==> flow/design.v <==
(* keep_hierarchy = "yes", use_dsp = "yes" *)
module cordic_final #(
    parameter WIDTH = 32,          
    parameter FRAC = 14,           
    parameter ITER = 16,           
    parameter LOG_ITER = 4,         
    parameter POST_STAGES = 5       
)
(
    input wire                    clk,
    input wire                    rst_n,        
    input wire                    start,        
    input wire signed [WIDTH-1:0] x_in,         
    input wire                    func_select,  
    output reg                    busy,         
    output reg                    done,         
    output reg signed [WIDTH:0] result       
);
    localparam signed [WIDTH-1:0] ONE_Q = (1 << FRAC);         
    localparam signed [WIDTH-1:0] ONE_Q_1 = ONE_Q >> 1;         
    localparam signed [WIDTH-1:0] K_INV_SCALED = 16'sd19784;    
    wire [5:0] shift_lut [0:ITER-1];
    wire signed [WIDTH-1:0] atanh_lut [0:ITER-1];
    reg signed [WIDTH-1:0] x_pipe [0:ITER];
    reg signed [WIDTH-1:0] y_pipe [0:ITER];
    reg signed [WIDTH-1:0] z_pipe [0:ITER];
    reg valid_pipe [0:ITER];
    reg signed [WIDTH-1:0] x_input_pipe [0:POST_STAGES-1];
    reg signed [WIDTH-1:0] y_result_pipe [0:POST_STAGES-1];
    reg func_select_pipe [0:POST_STAGES-1];
    reg valid_post_pipe [0:POST_STAGES-1];
    reg signed [2*WIDTH-1:0] x_squared_pipe [0:POST_STAGES-1];
    reg signed [2*WIDTH-1:0] coeff_term_pipe [0:POST_STAGES-1];
    reg signed [WIDTH-1:0] one_minus_approx_pipe [0:POST_STAGES-1];
    reg signed [2*WIDTH-1:0] final_product_pipe [0:POST_STAGES-1];
    reg signed [WIDTH-1:0] extracted_result_pipe [0:POST_STAGES-1];
    reg [1:0] state, next_state;
    reg [LOG_ITER:0] stage_counter;
    localparam [1:0] IDLE = 2'b00;
    localparam [1:0] PROCESS = 2'b01;
    localparam [1:0] OUTPUT = 2'b10;
    reg signed [WIDTH-1:0] x_input_stored;  
    reg                    func_select_stored;
    integer i;
    assign shift_lut[0]  = 6'd1;   assign shift_lut[1]  = 6'd2;   assign shift_lut[2]  = 6'd3;   assign shift_lut[3]  = 6'd4;
    assign shift_lut[4]  = 6'd4;   assign shift_lut[5]  = 6'd5;   assign shift_lut[6]  = 6'd6;   assign shift_lut[7]  = 6'd7;
    assign shift_lut[8]  = 6'd8;   assign shift_lut[9]  = 6'd9;   assign shift_lut[10] = 6'd10;  assign shift_lut[11] = 6'd11;
    assign shift_lut[12] = 6'd12;  assign shift_lut[13] = 6'd13;  assign shift_lut[14] = 6'd13;  assign shift_lut[15] = 6'd14;
    assign atanh_lut[0]  = 16'sd9000;   assign atanh_lut[1]  = 16'sd4185;   assign atanh_lut[2]  = 16'sd2059;   assign atanh_lut[3]  = 16'sd1025;
    assign atanh_lut[4]  = 16'sd1025;   assign atanh_lut[5]  = 16'sd512;    assign atanh_lut[6]  = 16'sd256;    assign atanh_lut[7]  = 16'sd128;
    assign atanh_lut[8]  = 16'sd64;     assign atanh_lut[9]  = 16'sd32;     assign atanh_lut[10] = 16'sd16;     assign atanh_lut[11] = 16'sd8;
    assign atanh_lut[12] = 16'sd4;      assign atanh_lut[13] = 16'sd2;      assign atanh_lut[14] = 16'sd2;      assign atanh_lut[15] = 16'sd1;
    genvar stage;
    generate 
        for (stage = 0; stage < ITER; stage = stage + 1) 
        begin : cordic_pipeline
            wire z_positive;
            wire [5:0] current_shift;
            wire signed [WIDTH-1:0] x_shifted;
            wire signed [WIDTH-1:0] y_shifted;
            wire signed [WIDTH-1:0] atanh_val;
            assign z_positive = ~z_pipe[stage][WIDTH-1];
            assign current_shift = shift_lut[stage];
            assign x_shifted = x_pipe[stage] >>> current_shift;
            assign y_shifted = y_pipe[stage] >>> current_shift;
            assign atanh_val = atanh_lut[stage];
            always @(posedge clk or negedge rst_n) begin
                if (!rst_n) begin
                    x_pipe[stage+1] <= {WIDTH{1'b0}};
                    y_pipe[stage+1] <= {WIDTH{1'b0}};
                    z_pipe[stage+1] <= {WIDTH{1'b0}};
                    valid_pipe[stage+1] <= 1'b0;
                end else begin
                    (* use_dsp = "yes" *) x_pipe[stage+1] <= z_positive ? (x_pipe[stage] + y_shifted) : (x_pipe[stage] - y_shifted);
                    (* use_dsp = "yes" *) y_pipe[stage+1] <= z_positive ? (y_pipe[stage] + x_shifted) : (y_pipe[stage] - x_shifted);
                    (* use_dsp = "yes" *) z_pipe[stage+1] <= z_positive ? (z_pipe[stage] - atanh_val) : (z_pipe[stage] + atanh_val);
                    valid_pipe[stage+1] <= valid_pipe[stage];
                end
            end
        end
    endgenerate
    always @(posedge clk or negedge rst_n) begin
        if (!rst_n) begin
            x_input_pipe[0] <= {WIDTH{1'b0}};
            y_result_pipe[0] <= {WIDTH{1'b0}};
            func_select_pipe[0] <= 1'b0;
            valid_post_pipe[0] <= 1'b0;
            x_squared_pipe[0] <= {(2*WIDTH){1'b0}};
        end else begin
            x_input_pipe[0] <= x_input_stored;
            y_result_pipe[0] <= y_pipe[ITER];
            func_select_pipe[0] <= func_select_stored;
            valid_post_pipe[0] <= valid_pipe[ITER];
            (* use_dsp = "yes" *) x_squared_pipe[0] <= $signed(x_input_stored) * $signed(x_input_stored);
        end
    end
    always @(posedge clk or negedge rst_n) begin
        if (!rst_n) begin
            x_input_pipe[1] <= {WIDTH{1'b0}};
            y_result_pipe[1] <= {WIDTH{1'b0}};
            func_select_pipe[1] <= 1'b0;
            valid_post_pipe[1] <= 1'b0;
            coeff_term_pipe[1] <= {(2*WIDTH){1'b0}};
        end else begin
            x_input_pipe[1] <= x_input_pipe[0];
            y_result_pipe[1] <= y_result_pipe[0];
            func_select_pipe[1] <= func_select_pipe[0];
            valid_post_pipe[1] <= valid_post_pipe[0];
            (* use_dsp = "yes" *) coeff_term_pipe[1] <= (x_squared_pipe[0] * 23900) >>> 30;
        end
    end
    always @(posedge clk or negedge rst_n) begin
        if (!rst_n) begin
            x_input_pipe[2] <= {WIDTH{1'b0}};
            y_result_pipe[2] <= {WIDTH{1'b0}};
            func_select_pipe[2] <= 1'b0;
            valid_post_pipe[2] <= 1'b0;
            one_minus_approx_pipe[2] <= {WIDTH{1'b0}};
        end else begin
            x_input_pipe[2] <= x_input_pipe[1];
            y_result_pipe[2] <= y_result_pipe[1];
            func_select_pipe[2] <= func_select_pipe[1];
            valid_post_pipe[2] <= valid_post_pipe[1];
            (* use_dsp = "yes" *) one_minus_approx_pipe[2] <= ONE_Q - coeff_term_pipe[1][WIDTH-1:0];
        end
    end
    always @(posedge clk or negedge rst_n) begin
        if (!rst_n) begin
            x_input_pipe[3] <= {WIDTH{1'b0}};
            y_result_pipe[3] <= {WIDTH{1'b0}};
            func_select_pipe[3] <= 1'b0;
            valid_post_pipe[3] <= 1'b0;
            final_product_pipe[3] <= {(2*WIDTH){1'b0}};
        end else begin
            x_input_pipe[3] <= x_input_pipe[2];
            y_result_pipe[3] <= y_result_pipe[2];
            func_select_pipe[3] <= func_select_pipe[2];
            valid_post_pipe[3] <= valid_post_pipe[2];
            (* use_dsp = "yes" *) final_product_pipe[3] <= $signed(y_result_pipe[2]) * $signed(one_minus_approx_pipe[2]);
        end
    end
    always @(posedge clk or negedge rst_n) begin
        if (!rst_n) begin
            x_input_pipe[4] <= {WIDTH{1'b0}};
            y_result_pipe[4] <= {WIDTH{1'b0}};
            func_select_pipe[4] <= 1'b0;
            valid_post_pipe[4] <= 1'b0;
            extracted_result_pipe[4] <= {WIDTH{1'b0}};
        end else begin
            x_input_pipe[4] <= x_input_pipe[3];
            y_result_pipe[4] <= y_result_pipe[3];
            func_select_pipe[4] <= func_select_pipe[3];
            valid_post_pipe[4] <= valid_post_pipe[3];
            (* use_dsp = "yes" *) extracted_result_pipe[4] <= final_product_pipe[3] >>> FRAC;
        end
    end
    always @(*) begin
        case (state)
            IDLE: next_state = start ? PROCESS : IDLE;
            PROCESS: next_state = (stage_counter >= ITER + POST_STAGES + 3) ? OUTPUT : PROCESS; 
            OUTPUT: next_state = IDLE;
            default: next_state = IDLE;
        endcase
    end  
    always @(posedge clk or negedge rst_n) begin
        if (!rst_n) begin
            state <= IDLE;
            busy <= 1'b0;
            done <= 1'b0;
            result <= {WIDTH{1'b0}};
            stage_counter <= {(LOG_ITER+1){1'b0}};
            x_pipe[0] <= {WIDTH{1'b0}};
            y_pipe[0] <= {WIDTH{1'b0}};
            z_pipe[0] <= {WIDTH{1'b0}};
            valid_pipe[0] <= 1'b0;
            x_input_stored <= {WIDTH{1'b0}};
            func_select_stored <= 1'b0;
        end else begin
            state <= next_state;
            done <= 1'b0;  
            case (state)
                IDLE: begin
                    busy <= 1'b0;
                    stage_counter <= {(LOG_ITER+1){1'b0}};
                    if (start) begin
                        x_pipe[0] <= K_INV_SCALED;  
                        y_pipe[0] <= {WIDTH{1'b0}}; 
                        func_select_stored <= func_select;
                        if (func_select) begin  
                            z_pipe[0] <= x_in; 
                            x_input_stored <= x_in;
                        end else begin  
                            z_pipe[0] <= $signed(x_in) >>> 1; 
                            x_input_stored <= $signed(x_in) >>> 1;
                        end
                        valid_pipe[0] <= 1'b1;
                        busy <= 1'b1;
                        stage_counter <= {(LOG_ITER+1){1'b0}};
                    end
                end
                PROCESS: begin
                    stage_counter <= stage_counter + 1'b1;
                end
                OUTPUT: begin
                    busy <= 1'b0;
                    if (valid_post_pipe[POST_STAGES-1]) begin
                        if (func_select_pipe[POST_STAGES-1]) begin
                            result <= extracted_result_pipe[POST_STAGES-1];
                        end else begin
                            result <= (extracted_result_pipe[POST_STAGES-1] + ONE_Q) >>> 1;
                        end
                        done <= 1'b1;
                    end
                end
                default: begin
                    state <= IDLE;
                end
            endcase
        end
    end
endmodule                      
# Step by step through the tools: cordic_final
# Tool output for the design above, in the order of the flow.
# Line numbers count from 1 in the design file above.
# Library cell names are shortened.
# The mark - stands for no value.
[design]
design = "cordic_final"
clock_port = "clk"
lib = "sky130hd"
corner = "tt_025C_1v80"

# Elaborated design
# Yosys after proc, flatten, opt, wreduce and memory -nomap, before mapping. Print and check cells are not counted.
[bits]
reg_bits = 1846
output_inout_bits = 35
[classes]
n_addsub = 92
multipliers = 3
n_cmp = 1
eq_ne = 2
muxes = 56
n_reduce_logical = 6
[op_table]
columns = ["operator", "n"]
rows = [
  ["multiplier 32 x 32 -> 64 bit", 1],
  ["multiplier 32 x 32 -> 46 bit", 1],
  ["two-way mux 32 bit", 45],
  ["multiplier 64 x 14 -> 60 bit (second input constant)", 1],
  ["adder 32 x 19 -> 32 bit", 4],
  ["subtractor 32 x 19 -> 32 bit", 4],
  ["adder 32 x 28 -> 32 bit", 4],
  ["subtractor 32 x 28 -> 32 bit", 4],
  ["adder 32 x 12 -> 32 bit (second input constant)", 2],
  ["subtractor 32 x 12 -> 32 bit (second input constant)", 2],
  ["adder 32 x 20 -> 32 bit", 2],
  ["subtractor 32 x 20 -> 32 bit", 2],
  ["adder 32 x 21 -> 32 bit", 2],
  ["subtractor 32 x 21 -> 32 bit", 2],
  ["adder 32 x 22 -> 32 bit", 2],
  ["subtractor 32 x 22 -> 32 bit", 2],
  ["adder 32 x 23 -> 32 bit", 2],
  ["subtractor 32 x 23 -> 32 bit", 2],
  ["adder 32 x 24 -> 32 bit", 2],
  ["subtractor 32 x 24 -> 32 bit", 2],
  ["adder 32 x 25 -> 32 bit", 2],
  ["subtractor 32 x 25 -> 32 bit", 2],
  ["adder 32 x 26 -> 32 bit", 2],
  ["subtractor 32 x 26 -> 32 bit", 2],
  ["adder 32 x 27 -> 32 bit", 2],
  ["subtractor 32 x 27 -> 32 bit", 2],
  ["adder 32 x 29 -> 32 bit", 2],
  ["subtractor 32 x 29 -> 32 bit", 2],
]
# Not listed: further kinds 48, cells in them 56.

# Depth
# Yosys ltp: most cells in a row. Word level: on the elaborated netlist, between registers, memories and ports. Mapped: between sequential cells and ports; inverters and the memories' decode and read muxes count.
[logic_depth]
word_depth = 4
ABC_AREA = 0
depth_mapped = 34
ltp_nobuf = 33

# Netlist
# Yosys stat after the flow's synthesis: flattened, memories mapped to cells. It holds for the ABC_AREA given above (unset counts as 0); a run with the other value may have another netlist.
[mapped]
cells = 19556
area_mm2 = 0.1852089
sequential_area_mm2 = 0.0433678
ffs = 1733
[by_type]
columns = ["cell", "n", "type_area_um2"]
rows = [
  ["dfrtp_1", 1732, 4.33E+04],
  ["fa_1", 2145, 4.29E+04],
  ["ha_1", 1900, 23772.8],
  ["xnor2_1", 1451, 1.27E+04],
  ["inv_1", 2951, 1.11E+04],
  ["a21oi_1", 1397, 6.99E+03],
  ["nand2_1", 1436, 5390.17],
  ["nor2_1", 1435, 5.39E+03],
  ["xor2_1", 389, 3.41E+03],
  ["a21o_1", 446, 3.35E+03],
  ["o21ai_0", 593, 2.97E+03],
  ["and2_1", 408, 2.55E+03],
  ["nor3_1", 344, 1.72E+03],
  ["clkbuf_1", 383, 1.44E+03],
  ["mux2i_1", 143, 1.43E+03],
  ["o21bai_1", 190, 1.43E+03],
  ["nor2b_1", 221, 1.38E+03],
  ["o21a_1", 180, 1.35E+03],
]
# Not listed: further types 70, cells in them 1812.

# Worst setup path after synthesis
# Path of least setup slack by OpenSTA after synthesis, without wires, with an ideal clock, recovery checks aside; 20% of the period is set as input and as output delay. Where synthesis merged equal registers, the netlist keeps one of their names.
[synth_path]
kind = "reg2reg"
startpoint = "register (no name shown)"
endpoint = "register x_squared_pipe[0][59]"
clock_period_ns = 12.0
setup_time_ns = 0.136
t_arrival_ns = 8.660
slack_ns = 3.205
delay_ns = 8.796
stages = 31
path_buffers = 2
period_less_setup_slack_ns = 8.795
# "delay_ns" is the arrival time less input delay plus setup time.
# "stages": output pins that drive a net of the path, with the launching flip-flop's if there is one; two outputs of one cell count as two.
# "period_less_setup_slack_ns" is the clock period less the worst setup slack; recovery checks do not enter. This is arithmetic on one report: input and output delays are still those of the set period (20% each).
# Between the ends stands the longest chain of elaborated cells between them, by number of cells; it is not shown to be the way that was timed. Of several equally long chains one is given.
# A line is the first line of the expression or statement that the cell stems from. Yosys adds cells for indexed reads and writes and turns some case tables into memories.
[synth_between]
cell_sequence = "dfrtp_1 > clkbuf_1 > nand2_1 > inv_1 > fa_1 > inv_1 > fa_1 > inv_1 > fa_1 > inv_1 > fa_1 > inv_1 > fa_1 > fa_1 > inv_1 > fa_1 > fa_1 > inv_1 > ha_1 > clkbuf_1 > nand2_1 > nand2_1 > a21o_1 > a21oi_1 > o21ai_0 > a21o_1 > a21oi_1 > a21boi_1 > or3_1 > a2111oi_0 > nor3_1"
elab_chain_cells = 1
cells_between = 1
cone_lines = 1
[synth_rtl]
columns = ["item", "line", "source"]
rows = [
  ["multiplier 32 x 32 -> 64 bit", 94, "(* use_dsp = \"yes\" *) x_squared_pipe[0] <= $signed(x_input_stored) * $signed(x_input_stored);"],
  ["end: assignment", 88, "x_squared_pipe[0] <= {(2*WIDTH){1'b0}};"],
  ["end: assignment", 94, ""],
  ["end: declaration", 32, "reg signed [2*WIDTH-1:0] x_squared_pipe [0:POST_STAGES-1];"],
]

# Worst path after layout
# From the final timing report of record 1: the path of least setup slack in the routed layout; clock arrival at registers is part of the times.
[layout_path]
kind = "reg2reg"
startpoint = "register (no name shown)"
endpoint = "register x_squared_pipe[0][59]"
clock_period_ns = 10.2
setup_time_ns = 0.08
t_arrival_ns = 9.10
slack_ns = 1.88
stages = 30
path_buffers = 2
# Between the ends stands the longest chain of elaborated cells between them, by number of cells; it is not shown to be the way that was timed. Of several equally long chains one is given.
[layout_between]
cell_sequence = "dfrtp_2 > inv_1 > buf_6 > nor2_1 > fa_1 > fa_1 > fa_1 > inv_1 > fa_1 > inv_1 > fa_1 > fa_1 > fa_2 > fa_1 > ha_1 > a21oi_1 > nor2b_1 > o21ai_2 > nand2b_1 > a21o_1 > a21oi_2 > o21ai_1 > o21ai_2 > a21oi_2 > o41ai_2 > buf_4 > a21boi_2 > or3_4 > a2111oi_4 > nor3_2"
elab_chain_cells = 1
cells_between = 1
cone_lines = 1
[layout_rtl]
columns = ["item", "line", "source"]
rows = [
  ["multiplier 32 x 32 -> 64 bit", 94, "(* use_dsp = \"yes\" *) x_squared_pipe[0] <= $signed(x_input_stored) * $signed(x_input_stored);"],
  ["end: assignment", 88, "x_squared_pipe[0] <= {(2*WIDTH){1'b0}};"],
  ["end: assignment", 94, ""],
  ["end: declaration", 32, "reg signed [2*WIDTH-1:0] x_squared_pipe [0:POST_STAGES-1];"],
]

# Module cordic_final, platform sky130hd: 4 stored runs of the flow (Yosys, OpenROAD) with differing settings, in no particular order. Input and output delays are each 20% of the period that was set; the output load is 0.01 pF.

[[run]]
name = "record 1"
[run.settings]
CORE_UTILIZATION = 66
CTS_CLUSTER_DIAMETER = 226
CTS_CLUSTER_SIZE = 72
GPL_TIMING_DRIVEN = 1
HOLD_SLACK_MARGIN = 0.19
MIN_ROUTING_LAYER = "met1"
PLACE_DENSITY = 0.91
SETUP_SLACK_MARGIN = 1.82
SLEW_MARGIN = 5
TNS_END_PERCENT = 35
period_ns = 10.2
CAP_MARGIN = 20
CORE_MARGIN = 2
[run.results]
hold_worst_slack_ns = 0.346
util_frac = 0.69
final_stdcell_area_mm2 = 0.19272
synth_chip_area_mm2 = 0.1852089
final_die_area_mm2 = 0.284873
tns_ns = 0.000
fin_ws_ns = 1.881

[[run]]
name = "record 2"
[run.settings]
CELL_PAD_IN_SITES_DETAIL_PLACEMENT = 1
CORE_ASPECT_RATIO = 1.65
CORE_UTILIZATION = 21
CTS_CLUSTER_SIZE = 42
GPL_TIMING_DRIVEN = 0
MAX_ROUTING_LAYER = "met4"
PLACE_DENSITY_LB_ADDON = 0.03
TNS_END_PERCENT = 35
period_ns = 10.5
CAP_MARGIN = 20
CORE_MARGIN = 2
SLEW_MARGIN = 20
[run.results]
final_stdcell_area_mm2 = 0.209477
tns_ns = 0.000
final_die_area_mm2 = 0.889712
util_frac = 0.238
synth_chip_area_mm2 = 0.1852089
hold_worst_slack_ns = 0.296
fin_ws_ns = 0.471

[[run]]
name = "record 3"
[run.settings]
ABC_AREA = 1
CAP_MARGIN = 35
CELL_PAD_IN_SITES_DETAIL_PLACEMENT = 2
CORE_ASPECT_RATIO = 1.34
CORE_UTILIZATION = 40
HOLD_SLACK_MARGIN = 0.02
SETUP_SLACK_MARGIN = 1.81
SLEW_MARGIN = 5
TNS_END_PERCENT = 5
period_ns = 9.92
CORE_MARGIN = 2
[run.results]
outcome = "incomplete, routing halted on GRT-0116"

[[run]]
name = "record 4"
[run.settings]
ABC_AREA = 0
CAP_MARGIN = 25
CELL_PAD_IN_SITES_DETAIL_PLACEMENT = 2
CORE_ASPECT_RATIO = 1.02
CORE_UTILIZATION = 40
CTS_CLUSTER_DIAMETER = 386
GPL_ROUTABILITY_DRIVEN = 0
HOLD_SLACK_MARGIN = 0.02
SETUP_SLACK_MARGIN = 1.81
SLEW_MARGIN = 5
TNS_END_PERCENT = 5
period_ns = 9.92
CORE_MARGIN = 2
[run.results]
outcome = "incomplete, routing halted on GRT-0116"
